==> flow/design.v <==
module axi4_slave #(
    parameter int          NUM_REGS   = 4     ,
    parameter integer      ID_WIDTH   = 4     ,
    parameter integer      ADDR_WIDTH = 32    ,
    parameter integer      DATA_WIDTH = 32    ,
    parameter logic [31:0] BASE_ADDR  = 32'h0
)(
    input  logic                     ACLK,
    input  logic                     ARESETN,
    input  logic [ID_WIDTH-1:0]       S_AXI_AWID     ,
    input  logic [ADDR_WIDTH-1:0]     S_AXI_AWADDR   ,
    input  logic [7:0]                S_AXI_AWLEN    ,
    input  logic [2:0]                S_AXI_AWSIZE   ,
    input  logic [1:0]                S_AXI_AWBURST  ,
    input  logic                      S_AXI_AWVALID  ,
    output logic                      S_AXI_AWREADY  ,
    input  logic [DATA_WIDTH-1:0]     S_AXI_WDATA    ,
    input  logic [(DATA_WIDTH/8)-1:0] S_AXI_WSTRB    ,
    input  logic                      S_AXI_WLAST    ,
    input  logic                      S_AXI_WVALID   ,
    output logic                      S_AXI_WREADY   ,
    output logic [ID_WIDTH-1:0]       S_AXI_BID      ,
    output logic [1:0]                S_AXI_BRESP    ,
    output logic                      S_AXI_BVALID   ,
    input  logic                      S_AXI_BREADY   ,
    input  logic [ID_WIDTH-1:0  ]     S_AXI_ARID     ,
    input  logic [ADDR_WIDTH-1:0]     S_AXI_ARADDR   ,
    input  logic [7:0]                S_AXI_ARLEN    ,
    input  logic [2:0]                S_AXI_ARSIZE   ,
    input  logic [1:0]                S_AXI_ARBURST  ,
    input  logic                      S_AXI_ARVALID  ,
    output logic                      S_AXI_ARREADY  ,
    output logic [ID_WIDTH-1:0  ]     S_AXI_RID      ,
    output logic [DATA_WIDTH-1:0]     S_AXI_RDATA    ,
    output logic [1:0]                S_AXI_RRESP    ,
    output logic                      S_AXI_RLAST    ,
    output logic                      S_AXI_RVALID   ,
    input  logic                      S_AXI_RREADY   ,
    output logic                      write_en        ,
    output logic                      read_en
);
localparam ADDR_LSB     = $clog2(DATA_WIDTH / 8);
localparam ADDR_INDEX_W = $clog2(NUM_REGS);
logic [DATA_WIDTH-1:0] regfile [NUM_REGS-1:0];  
logic [ADDR_INDEX_W-1:0] write_ptr;
typedef enum logic [1:0] {
    WR_IDLE,     
    WR_WAIT,     
    WR_DATA,     
    WR_RESP      
} wr_state_t;
wr_state_t wr_state, wr_next;
logic awc_hs, wc_hs; 
logic [ADDR_WIDTH-1:0]      addr_latch     ;
logic [ID_WIDTH-1:0]        awid_latch     ;
logic [7:0]  awlen_latch    ;
logic [2:0]  awsize_latch   ;
logic [1:0]  awburst_latch  ;
logic [DATA_WIDTH-1:0]      wdata_latch    ; 
logic [(DATA_WIDTH/8)-1:0]  wstrb_latch    ;
logic                       wlast_latch    ;
logic [ADDR_WIDTH-1:0]      awaddr_latch   ;
logic [11:0] wr_transfer_size, wr_wrap_start, wr_transfer_size_latch, wr_wrap_start_latch, wr_wrap_end, wr_wrap_end_latch;
assign wr_transfer_size = (awlen_latch + 1)*(2**awsize_latch);
assign wr_wrap_start    = (S_AXI_AWADDR/ wr_transfer_size) * wr_transfer_size;
assign wr_wrap_end      = wr_wrap_start + wr_transfer_size;
logic [7:0] wr_beat_count;  
logic awaddr_err, wstrb_err, wr_burst_err;
always_comb begin
    wr_next = wr_state;  
    case(wr_state)
        WR_IDLE : if (S_AXI_AWVALID || S_AXI_WVALID)                          wr_next = WR_WAIT;
        WR_WAIT : if (awc_hs && wc_hs)                                        wr_next = WR_DATA;
        WR_DATA : if (S_AXI_WLAST || wstrb_err || awaddr_err || wr_burst_err) wr_next = WR_RESP;
        WR_RESP : if (S_AXI_BREADY)                                           wr_next = WR_IDLE;
    endcase
end
always_ff @(posedge ACLK or negedge ARESETN) begin
    if (!ARESETN)
        wr_state <= WR_IDLE;
    else
        wr_state <= wr_next;
end
always_ff @(posedge ACLK or negedge ARESETN) begin
    if (!ARESETN) begin
        S_AXI_AWREADY          <=  0    ;
        awc_hs                 <= '0    ;
        awid_latch             <= '0    ;
        awlen_latch            <= '0    ;
        awsize_latch           <= '0    ;
        awburst_latch          <= '0    ;
        awaddr_err             <= '0    ;
        wr_burst_err           <= '0    ;
        S_AXI_WREADY           <=  0    ;
        wr_beat_count          <=  0    ;
        write_ptr              <= '0    ;  
        wc_hs                  <= '0    ;
        wr_transfer_size_latch <= '0    ;
        wr_wrap_start_latch    <= '0    ;
        wr_wrap_end_latch      <= '0    ;
        wstrb_err              <= '0    ;
        S_AXI_BID              <= '0    ;
        S_AXI_BVALID           <= '0    ;
        S_AXI_BRESP            <= 2'b00 ;
        for (int r = 0; r < NUM_REGS; r++)
            regfile[r]         <= '0    ;
    end
    else begin
        case(wr_state)
            WR_IDLE: begin
                S_AXI_AWREADY          <= '0;
                S_AXI_WREADY           <= '0;
                awc_hs                 <= '0;
                awid_latch             <= '0;
                awlen_latch            <= '0;
                awsize_latch           <= '0;
                awburst_latch          <= '0;
                write_ptr              <= '0;
                wr_transfer_size_latch <= '0;
                wr_wrap_start_latch    <= '0;
                wr_wrap_end_latch      <= '0;
                S_AXI_BID              <= '0;
                S_AXI_BRESP            <= '0;
                S_AXI_BVALID           <= '0;
                awaddr_err             <= '0;
                wr_burst_err           <= '0;
                wstrb_err              <= '0;
            end
            WR_WAIT: begin
                if(S_AXI_AWVALID) begin
                    S_AXI_AWREADY          <= 1'b1              ;
                    awc_hs                 <= 1'b1              ;
                    awid_latch             <= S_AXI_AWID        ;
                    awlen_latch            <= S_AXI_AWLEN       ;
                    awsize_latch           <= S_AXI_AWSIZE      ;
                    awburst_latch          <= S_AXI_AWBURST     ;
                    awaddr_latch           <= S_AXI_AWADDR      ;
                    write_ptr              <= S_AXI_AWADDR[4:2] ;
                    wr_transfer_size_latch <= wr_transfer_size  ;
                    wr_wrap_start_latch    <= wr_wrap_start     ;
                    wr_wrap_end_latch      <= wr_wrap_end       ;
                end
                S_AXI_WREADY <= 1'b1;
                if(S_AXI_WVALID) begin
                    wc_hs        <= 1'b1;
                end
            end
            WR_DATA: begin
                S_AXI_AWREADY <= 1'b0;  
                if(!(wstrb_err || awaddr_err || wr_burst_err) && wr_beat_count < awlen_latch + 1) begin
                    for (int i = 0; i < DATA_WIDTH/8; i++) begin
                        if (S_AXI_WSTRB[i])
                            regfile[write_ptr][8*i +: 8] <= S_AXI_WDATA[8*i +: 8];
                    end
                    wr_beat_count <= wr_beat_count + 1;
                    case(awburst_latch)  
                        2'b00: write_ptr <= write_ptr;       
                        2'b01: begin
                            if(write_ptr >= awlen_latch) begin
                                awaddr_err <= 1'b1;
                            end
                            else begin
                                write_ptr <= write_ptr + 1;   
                            end
                        end
                        2'b10: begin                         
                            if (write_ptr + 1 == wr_wrap_end_latch) begin
                                write_ptr <= wr_wrap_start_latch;
                            end
                            else begin
                                write_ptr <= write_ptr + 1;
                            end
                        end
                        2'b11:  wr_burst_err <= 1'b1;   
                    endcase
                end
                if(S_AXI_WSTRB == '0) begin
                    wstrb_err <= 1'b1;
                end
                if (wr_beat_count == 0) begin
                    if(!(awaddr_latch[1:0] == 2'b00)) begin
                        awaddr_err <= 1'b1;
                    end
                end
                if(wr_beat_count > 0) begin
                    if (write_ptr < awaddr_latch[ADDR_LSB +: ADDR_INDEX_W] || write_ptr > awaddr_latch[ADDR_LSB +: ADDR_INDEX_W] + (1 << ADDR_INDEX_W) - 1) begin
                        awaddr_err <=1'b1;
                    end
                end
            end
            WR_RESP: begin
                wr_beat_count <= '0;
                S_AXI_WREADY  <= 1'b0;
                S_AXI_BVALID  <= 1'b1;
                S_AXI_BID     <= awid_latch;
                S_AXI_BRESP  <= (awaddr_err)                ? 2'b11 :   
                                (wstrb_err || wr_burst_err) ? 2'b10 :   
                                                              2'b00 ;   
                if (S_AXI_BREADY && S_AXI_BVALID) begin
                    awc_hs        <= 1'b0;
                    wc_hs         <= 1'b0;
                    S_AXI_BVALID  <= 1'b0;
                    write_ptr     <= '0;
                end
            end
        endcase
    end
end
typedef enum logic [1:0] {
    RD_IDLE,     
    RD_WAIT,     
    RD_DATA      
} rd_state_t;
rd_state_t rd_state, rd_next;
logic ar_hs;
logic [7:0] rd_beat_count;
logic ar_err, r_burst_err;
always_comb begin
    rd_next = rd_state;
    case(rd_state)
        RD_IDLE: if (S_AXI_ARVALID)                               rd_next = RD_WAIT;
        RD_WAIT: if (ar_hs )                                      rd_next = RD_DATA;
        RD_DATA: if (rd_beat_count == 0 || ar_err || r_burst_err) rd_next = RD_IDLE;
    endcase
end
always_ff @(posedge ACLK or negedge ARESETN) begin
    if(!ARESETN) begin
        rd_state <= RD_IDLE;
    end
    else begin
        rd_state <= rd_next;
    end
end
logic [ADDR_INDEX_W-1:0] read_ptr;
logic [ADDR_WIDTH-1:0]  arid_latch    ;
logic [7:0]             arlen_latch   ;
logic [2:0]             arsize_latch  ;
logic [ADDR_WIDTH-1:0]  araddr_latch  ;
logic [1:0]             arburst_latch ;
logic                   rd_complete   ;
logic [11:0] rd_transfer_size, rd_wrap_start, rd_transfer_size_latch, rd_wrap_start_latch, rd_wrap_end, rd_wrap_end_latch;
assign rd_transfer_size = (arlen_latch + 1)*(2**arsize_latch);
assign rd_wrap_start    = (S_AXI_ARADDR/ rd_transfer_size) * rd_transfer_size;
assign rd_wrap_end      = rd_wrap_start + rd_transfer_size;
always_ff @(posedge ACLK or negedge ARESETN) begin
    if(!ARESETN) begin
        S_AXI_ARREADY <=  0   ;
        S_AXI_RID     <= '0   ;
        S_AXI_RDATA   <= '0   ;
        S_AXI_RRESP   <= 2'b00;
        S_AXI_RLAST   <=  0   ;
        S_AXI_RVALID  <=  0   ;
        read_ptr      <= '0   ;
        ar_hs         <=  0   ;
    end
    else begin
        case(rd_state)
            RD_IDLE: begin
                S_AXI_ARREADY          <=  0;
                S_AXI_RLAST            <=  0;
                S_AXI_RVALID           <=  0;
                ar_hs                  <=  0;
                arid_latch             <= '0;
                arlen_latch            <= '0;
                arsize_latch           <= '0;
                araddr_latch           <= '0;
                r_burst_err            <= '0;
                ar_err                 <= '0;
                arburst_latch          <= '0;
                read_ptr               <= '0;
                rd_beat_count          <= '0;
                rd_transfer_size_latch <= '0;
                rd_wrap_start_latch    <= '0;
                rd_wrap_end_latch      <= '0;
            end
            RD_WAIT: begin
                S_AXI_ARREADY          <= 1'b1              ;
                ar_hs                  <= 1'b1              ;
                arid_latch             <= S_AXI_ARID        ;
                arlen_latch            <= S_AXI_ARLEN       ;
                araddr_latch           <= S_AXI_ARADDR      ;
                arsize_latch           <= S_AXI_ARSIZE      ;
                arburst_latch          <= S_AXI_ARBURST     ;
                read_ptr               <= S_AXI_ARADDR[4:2] ;
                rd_beat_count          <= arlen_latch + 1   ;
                rd_transfer_size_latch <= rd_transfer_size  ;
                rd_wrap_start_latch    <= rd_wrap_start     ;   
                rd_wrap_end_latch      <= rd_wrap_end       ;
            end
            RD_DATA: begin
                S_AXI_ARREADY          <= 1'b0;
                if (rd_beat_count == arlen_latch + 1 && !(araddr_latch[1:0] == 2'b00)) begin
                    ar_err <= 1'b1;
                    if (S_AXI_RREADY) begin
                        S_AXI_RVALID <= 1'b1;
                        S_AXI_RLAST  <= 1'b1;
                        S_AXI_RID    <= arid_latch;
                        S_AXI_RRESP  <= 2'b11;
                    end
                end
                else if (rd_beat_count == arlen_latch && (read_ptr < araddr_latch[4:2] || read_ptr > araddr_latch[4:2] + 7)) begin
                    ar_err <= 1'b1;
                    if (S_AXI_RREADY) begin
                        S_AXI_RVALID <= 1'b1;
                        S_AXI_RLAST  <= 1'b1;
                        S_AXI_RID    <= arid_latch;
                        S_AXI_RRESP  <= 2'b11;
                    end
                end
                else if (arburst_latch == 2'b11) begin
                    r_burst_err <= 1'b1;
                    if (S_AXI_RREADY) begin
                        S_AXI_RVALID <= 1'b1;
                        S_AXI_RLAST  <= 1'b1;
                        S_AXI_RID    <= arid_latch;
                        S_AXI_RRESP  <= 2'b01;
                    end
                end
                else begin
                    if(rd_beat_count > 1 && S_AXI_RREADY) begin
                        S_AXI_RVALID <= 1'b1;
                        S_AXI_RDATA  <= regfile[read_ptr];
                        S_AXI_RID    <= arid_latch;
                        case(arburst_latch)
                            2'b00: read_ptr <= read_ptr;         
                            2'b01: 
                                if(read_ptr >= arlen_latch) begin
                                    ar_err <= 1'b1;
                                end
                                else begin 
                                read_ptr <= read_ptr + 1;     
                                end
                            2'b10:                               
                                if (read_ptr + 1 == rd_wrap_end_latch) begin
                                    read_ptr <= rd_wrap_start_latch;
                                end
                                else begin
                                    read_ptr <= read_ptr + 1;
                                end
                        endcase
                        rd_beat_count <= rd_beat_count - 1;
                    end
                    else if (rd_beat_count == 1 && S_AXI_RREADY) begin
                        S_AXI_RVALID <= 1'b1;
                        S_AXI_RLAST  <= 1'b1;
                        S_AXI_RDATA  <= regfile[read_ptr];
                        S_AXI_RID    <= arid_latch;
                        S_AXI_RRESP  <= (ar_err)      ? 2'b11 :   
                                        (r_burst_err) ? 2'b10 :   
                                                        2'b00 ;   
                        rd_beat_count <= 0;
                    end
                end
            end
        endcase
    end
end
assign write_en = awc_hs && wc_hs;
assign read_en  = ar_hs;
endmodule
# Tool chain data of axi4_slave
# The steps from the RTL of axi4_slave to its reports follow in flow order.
# Lines are those of the file above, counted from 1.
# Cell names lack the library's common part.
inputs:
  design: "axi4_slave"
  clock_port: "ACLK"
  cell_library: "sky130hd"
  pvt_corner: "tt_025C_1v80"

# Word level
# Counts by Yosys on the flattened word-level netlist (proc, flatten, opt, wreduce). Print and check cells are left out.
op_classes:
  n_addsub: 11
  multipliers: 4
  n_div: 2
  cmp: 9
  equal: 54
  n_shift: 2
  mux: 121
  logic: 3
  reduce_logical: 85
op_table:
  columns: ["cell", "count"]
  rows:
  - ["multiplier 32 x 32 -> 12 bit", 2]
  - ["divider 32 x 12 -> 32 bit", 2]
  - ["multiplier 32 x 12 -> 12 bit", 2]
  - ["case mux 32 bit (select 4 bit)", 1]
  - ["AND reduction 4 bit", 19]
  - ["left shift 1 x 3 -> 32 bit (first input constant)", 2]
  - ["== test 32 x 12 -> 1 bit", 2]
  - ["2-to-1 mux 32 bit", 2]
  - ["2-to-1 mux 2 bit", 31]
  - ["2-to-1 mux 8 bit", 7]
  - ["case mux 12 bit (select 2 bit)", 2]
  - ["case mux 8 bit (select 2 bit)", 3]
  - ["inequality test 2 bit (second input constant)", 18]
  - ["2-to-1 mux 1 bit", 34]
  - ["> comparator 2 x 32 -> 1 bit", 1]
  - ["case mux 2 bit (select 2 bit)", 7]
  - ["2-to-1 mux 4 bit", 7]
  - ["case mux 1 bit (select 2 bit)", 13]
  - ["adder 12 bit", 2]
  - ["inequality test 4 bit (second input constant)", 6]
  - ["case mux 8 bit (select 3 bit)", 1]
  - ["case mux 4 bit (select 2 bit)", 3]
  - ["== test 2 bit (second input constant)", 11]
  - ["nonzero test 2 bit", 11]
  - ["AND reduction 6 bit", 3]
  - ["adder 8 x 1 -> 9 bit (second input constant)", 2]
  - [">= comparator 2 x 8 -> 1 bit", 2]
  - ["> comparator 8 x 1 -> 1 bit (second input constant)", 2]
# Other operator kinds: 39; their cells: 93.
word_totals:
  ff_bits: 281
  inputBits: 142
  out_inout_bits: 52
  wordCells: 346

# Logic depth
# Longest topological path by Yosys (ltp), each cell counted once; first at word level (registers and memories cut), then after technology mapping (sequential cells cut; the memories' decode and read muxes count).
depth:
  word_depth: 10
  abc_area: 0
  ltp_mapped: 550
  mapped_depth_nobuf: 511

# Synthesis result
# Yosys stat after the flow's synthesis: flattened, memories mapped to cells. It holds for the ABC_AREA given above (unset counts as 0); a run with the other value may have another netlist.
# The area totals of this step are shown rounded.
synth_totals:
  mapped_cells: 8007
  synth_area_um2: 61400
  seq_area_um2: 7360
  flip_flops: 284
  buf_cells: 287
by_type:
  columns: ["cell", "count", "area_total_um2"]
  rows:
  - ["ha_1", 793, 9.92E+03]
  - ["dfrtp_1", 232, 5.81E+03]
  - ["o21a_1", 433, 3.25E+03]
  - ["fa_1", 150, 3002.88]
  - ["mux2_2", 258, 2.91E+03]
  - ["nand2_1", 741, 2.78E+03]
  - ["nor2_1", 731, 2.74E+03]
  - ["nor3_1", 488, 2.44E+03]
  - ["xnor2_1", 272, 2.38E+03]
  - ["a21oi_1", 461, 2.31E+03]
  - ["o31ai_1", 224, 1.68E+03]
  - ["o21ai_0", 312, 1.56E+03]
  - ["edfxtp_1", 50, 1501.44]
  - ["inv_1", 395, 1.48E+03]
  - ["xor2_1", 125, 1094.8]
  - ["a21o_1", 128, 960.922]
  - ["nand3_1", 167, 835.802]
  - ["clkbuf_1", 213, 799.517]
# Not listed: further types 123, cells in them 1834.

# Path before layout
# OpenSTA on the mapped netlist: ideal clock, no wires. The path of least setup slack (recovery checks aside). Input and output delay are each 20% of the period. Register names are those of the netlist, which keeps one name where synthesis merged equal registers.
synth_path:
  kind: "input -> register"
  start: "input port S_AXI_ARADDR[31]"
  end: "register rd_wrap_end_latch[11]"
  clock_period_ns: 200.0
  input_delay_ns: 40.000
  setup_ns: 0.267
  launch_ns: 40.000
  arrival_time_ns: 138.168
  t_required_ns: 199.733
  setup_slack_ns: 61.565
  delay_ns: 98.435
  path_stages: 505
  path_buffers: 44
  period_less_setup_slack_ns: 138.435
# "delay_ns" = arrival - input delay + setup time.
# "path_stages" counts driving pins, that of a launching flip-flop among them; a cell with two outputs on the path counts twice.
# "period_less_setup_slack_ns" = period - worst setup slack (recovery checks aside). The figure is calculated, with input and output delays left at 20% of the set period.
# Between the ends stands the longest chain of elaborated cells between them, by number of cells; it is not shown to be the way that was timed. Of several equally long chains one is given.
# Each line given opens the expression or statement behind the cell; cells for indexed reads and writes are added by Yosys, which also makes memories of some case tables.
synth_between:
  path_cell_list: "ha_1 -> a21oi_1 -> ha_1 -> o21a_1 -> o21ai_0 -> nor3_1 -> mux2i_1 -> ha_1 -> o21a_1 -> o21ai_0 -> a21oi_1 -> nand2_1 -> nand2_1 -> o21ai_0 -> ha_1 -> o21a_1 -> o21a_1 -> o21a_1 -> [469 not listed] -> inv_1 -> o21bai_1 -> a21oi_1 -> xnor2_1 -> xnor2_1 -> xnor2_1 -> xnor2_1 -> xnor2_1 -> xor2_1 -> xnor2_1 -> xnor2_1 -> xnor2_1 -> xnor2_1 -> xnor2_1 -> xnor2_1 -> xnor2_1 -> nand2b_1 -> mux2i_1"
  elab_chain_len: 4
  cells_between: 4
  cone_lines: 3
  classes_between: "add/sub (1); mul (1); div (1); mux (1)"
synth_rtl:
  columns: ["element", "line", "rtl"]
  rows:
  - ["start: declaration", 27, "input  logic [ADDR_WIDTH-1:0]     S_AXI_ARADDR   ,"]
  - ["divider 32 x 12 -> 32 bit", 243, "assign rd_wrap_start    = (S_AXI_ARADDR/ rd_transfer_size) * rd_transfer_size;"]
  - ["multiplier 32 x 12 -> 12 bit", 243, null]
  - ["adder 12 bit", 244, "assign rd_wrap_end      = rd_wrap_start + rd_transfer_size;"]
  - ["case mux 12 bit (select 2 bit)", 257, "case(rd_state)"]
  - ["end: assignment", 274, "rd_wrap_end_latch      <= '0;"]
  - ["end: assignment", 288, "rd_wrap_end_latch      <= rd_wrap_end       ;"]
  - ["end: declaration", 241, "logic [11:0] rd_transfer_size, rd_wrap_start, rd_transfer_size_latch, rd_wrap_start_latch, rd_wrap_end, rd_wra ..."]

# Path in the finished layout
# From the final timing report of flow run A: the path of least setup slack in the routed layout; clock arrival at registers is part of the times.
layout_path:
  kind: "input -> register"
  start: "input port S_AXI_AWADDR[31]"
  end: "register wr_wrap_end_latch[11]"
  clock_period_ns: 155.0
  input_delay_ns: 31.00
  setup_ns: 0.12
  launch_ns: 31.00
  arrival_time_ns: 143.09
  t_required_ns: 155.44
  setup_slack_ns: 12.35
  path_stages: 456
  path_buffers: 5
# Between the ends stands the longest chain of elaborated cells between them, by number of cells; it is not shown to be the way that was timed. Of several equally long chains one is given.
# At most two assigning lines are given for a register; there are more.
layout_between:
  path_cell_list: "clkdlybuf4s50_1 -> ha_1 -> o21ai_0 -> nor3_1 -> a31oi_1 -> a31oi_1 -> ha_1 -> o21ai_0 -> nand2b_1 -> and2_1 -> a21oi_1 -> a31oi_1 -> ha_1 -> o21a_1 -> o21a_1 -> o21a_1 -> o31ai_1 -> a22o_1 -> [420 not listed] -> inv_1 -> o21bai_1 -> a21oi_1 -> xnor2_1 -> xnor2_1 -> xnor2_1 -> xnor2_1 -> xnor2_1 -> xnor2_1 -> xnor2_1 -> xnor2_1 -> xnor2_1 -> xnor2_1 -> xnor2_1 -> xnor2_1 -> xnor2_1 -> xor2_1 -> o21ai_1"
  elab_chain_len: 5
  cells_between: 5
  cone_lines: 4
  classes_between: "add/sub (1); mul (1); div (1); mux (2)"
layout_rtl:
  columns: ["element", "line", "rtl"]
  rows:
  - ["start: declaration", 11, "input  logic [ADDR_WIDTH-1:0]     S_AXI_AWADDR   ,"]
  - ["divider 32 x 12 -> 32 bit", 65, "assign wr_wrap_start    = (S_AXI_AWADDR/ wr_transfer_size) * wr_transfer_size;"]
  - ["multiplier 32 x 12 -> 12 bit", 65, null]
  - ["adder 12 bit", 66, "assign wr_wrap_end      = wr_wrap_start + wr_transfer_size;"]
  - ["2-to-1 mux 12 bit", 130, "if(S_AXI_AWVALID) begin"]
  - ["case mux 12 bit (select 2 bit)", 109, "case(wr_state)"]
  - ["end: assignment", 100, "wr_wrap_end_latch      <= '0    ;"]
  - ["end: assignment", 141, "wr_wrap_end_latch      <= wr_wrap_end       ;"]
  - ["end: declaration", 63, "logic [11:0] wr_transfer_size, wr_wrap_start, wr_transfer_size_latch, wr_wrap_start_latch, wr_wrap_end, wr_wra ..."]

# Measured data: module axi4_slave, platform sky130hd, 5 stored runs of the flow under differing settings, order arbitrary. Input and output delays are each 20% of the period that was set; the output load is 0.01 pF.
# "period_less_ws_ns" means the clock period less the worst setup slack. The figure is calculated, with input and output delays left at 20% of the set period.
# The results are shown rounded.
runs:
  - name: "flow run A"
    settings:
      CORE_UTILIZATION: 40
      PLACE_DENSITY: 0.6
      SETUP_SLACK_MARGIN: -2.0
      period_ns: 155.0
      CAP_MARGIN: 20
      CORE_MARGIN: 2
      SLEW_MARGIN: 20
    results:
      timing.setup.ws_ns: 12.4
      yosys.chip_area_um2: 61400
      timing.setup.tns_ns: 0.000
      period_less_ws_ns: 142.647
      dieArea_um2: 157000
      finalCellArea_um2: 66400
      hold_ws_ns: 0.480
  - name: "flow run B"
    settings:
      CAP_MARGIN: 5
      CELL_PAD_IN_SITES_GLOBAL_PLACEMENT: 1
      CORE_MARGIN: 9
      CORE_UTILIZATION: 22
      CTS_CLUSTER_SIZE: 38
      GPL_TIMING_DRIVEN: 1
      MAX_ROUTING_LAYER: "met5"
      MIN_ROUTING_LAYER: "met1"
      PLACE_DENSITY_LB_ADDON: 0.01
      SETUP_SLACK_MARGIN: -2.0
      TNS_END_PERCENT: 75
      period_ns: 155.0
      SLEW_MARGIN: 20
    results:
      timing.setup.ws_ns: 9.41
      yosys.chip_area_um2: 61400
      timing.setup.tns_ns: 0.000
      period_less_ws_ns: 145.594
      dieArea_um2: 298000
      finalCellArea_um2: 69000
      hold_ws_ns: 0.475
  - name: "flow run C"
    settings:
      ABC_AREA: 1
      CAP_MARGIN: 5
      CELL_PAD_IN_SITES_DETAIL_PLACEMENT: 2
      CELL_PAD_IN_SITES_GLOBAL_PLACEMENT: 2
      CORE_ASPECT_RATIO: 0.5
      CORE_UTILIZATION: 26
      CTS_CLUSTER_DIAMETER: 386
      CTS_CLUSTER_SIZE: 92
      GPL_TIMING_DRIVEN: 1
      MAX_ROUTING_LAYER: "met4"
      MIN_ROUTING_LAYER: "met2"
      PLACE_DENSITY_LB_ADDON: 0.16
      SETUP_SLACK_MARGIN: 5.0
      TNS_END_PERCENT: 25
      period_ns: 200.0
      CORE_MARGIN: 2
      SLEW_MARGIN: 20
    results:
      timing.setup.ws_ns: 56.3
      yosys.chip_area_um2: 69600
      timing.setup.tns_ns: 0.000
      period_less_ws_ns: 143.687
      dieArea_um2: 272000
      finalCellArea_um2: 75000
      hold_ws_ns: 0.481
  - name: "flow run D"
    settings:
      CELL_PAD_IN_SITES_GLOBAL_PLACEMENT: 1
      CTS_CLUSTER_DIAMETER: 386
      SETUP_SLACK_MARGIN: 5.0
      period_ns: 200.0
      CAP_MARGIN: 20
      CORE_MARGIN: 2
      CORE_UTILIZATION: 40
      SLEW_MARGIN: 20
    results:
      timing.setup.ws_ns: 47.6
      yosys.chip_area_um2: 61400
      timing.setup.tns_ns: 0.000
      period_less_ws_ns: 152.359
      dieArea_um2: 157000
      finalCellArea_um2: 66500
      hold_ws_ns: 0.475
  - name: "flow run E"
    settings:
      ABC_AREA: 1
      CELL_PAD_IN_SITES_DETAIL_PLACEMENT: 2
      CORE_MARGIN: 2
      CORE_UTILIZATION: 21
      CTS_CLUSTER_SIZE: 100
      MAX_ROUTING_LAYER: "met4"
      MIN_ROUTING_LAYER: "met1"
      PLACE_DENSITY_LB_ADDON: 0.27
      SETUP_SLACK_MARGIN: -2.0
      SLEW_MARGIN: 0
      period_ns: 262.0
      CAP_MARGIN: 20
    results:
      timing.setup.ws_ns: 107
      yosys.chip_area_um2: 69600
      timing.setup.tns_ns: 0.000
      period_less_ws_ns: 154.977
      dieArea_um2: 336000
      finalCellArea_um2: 76800
      hold_ws_ns: 0.476
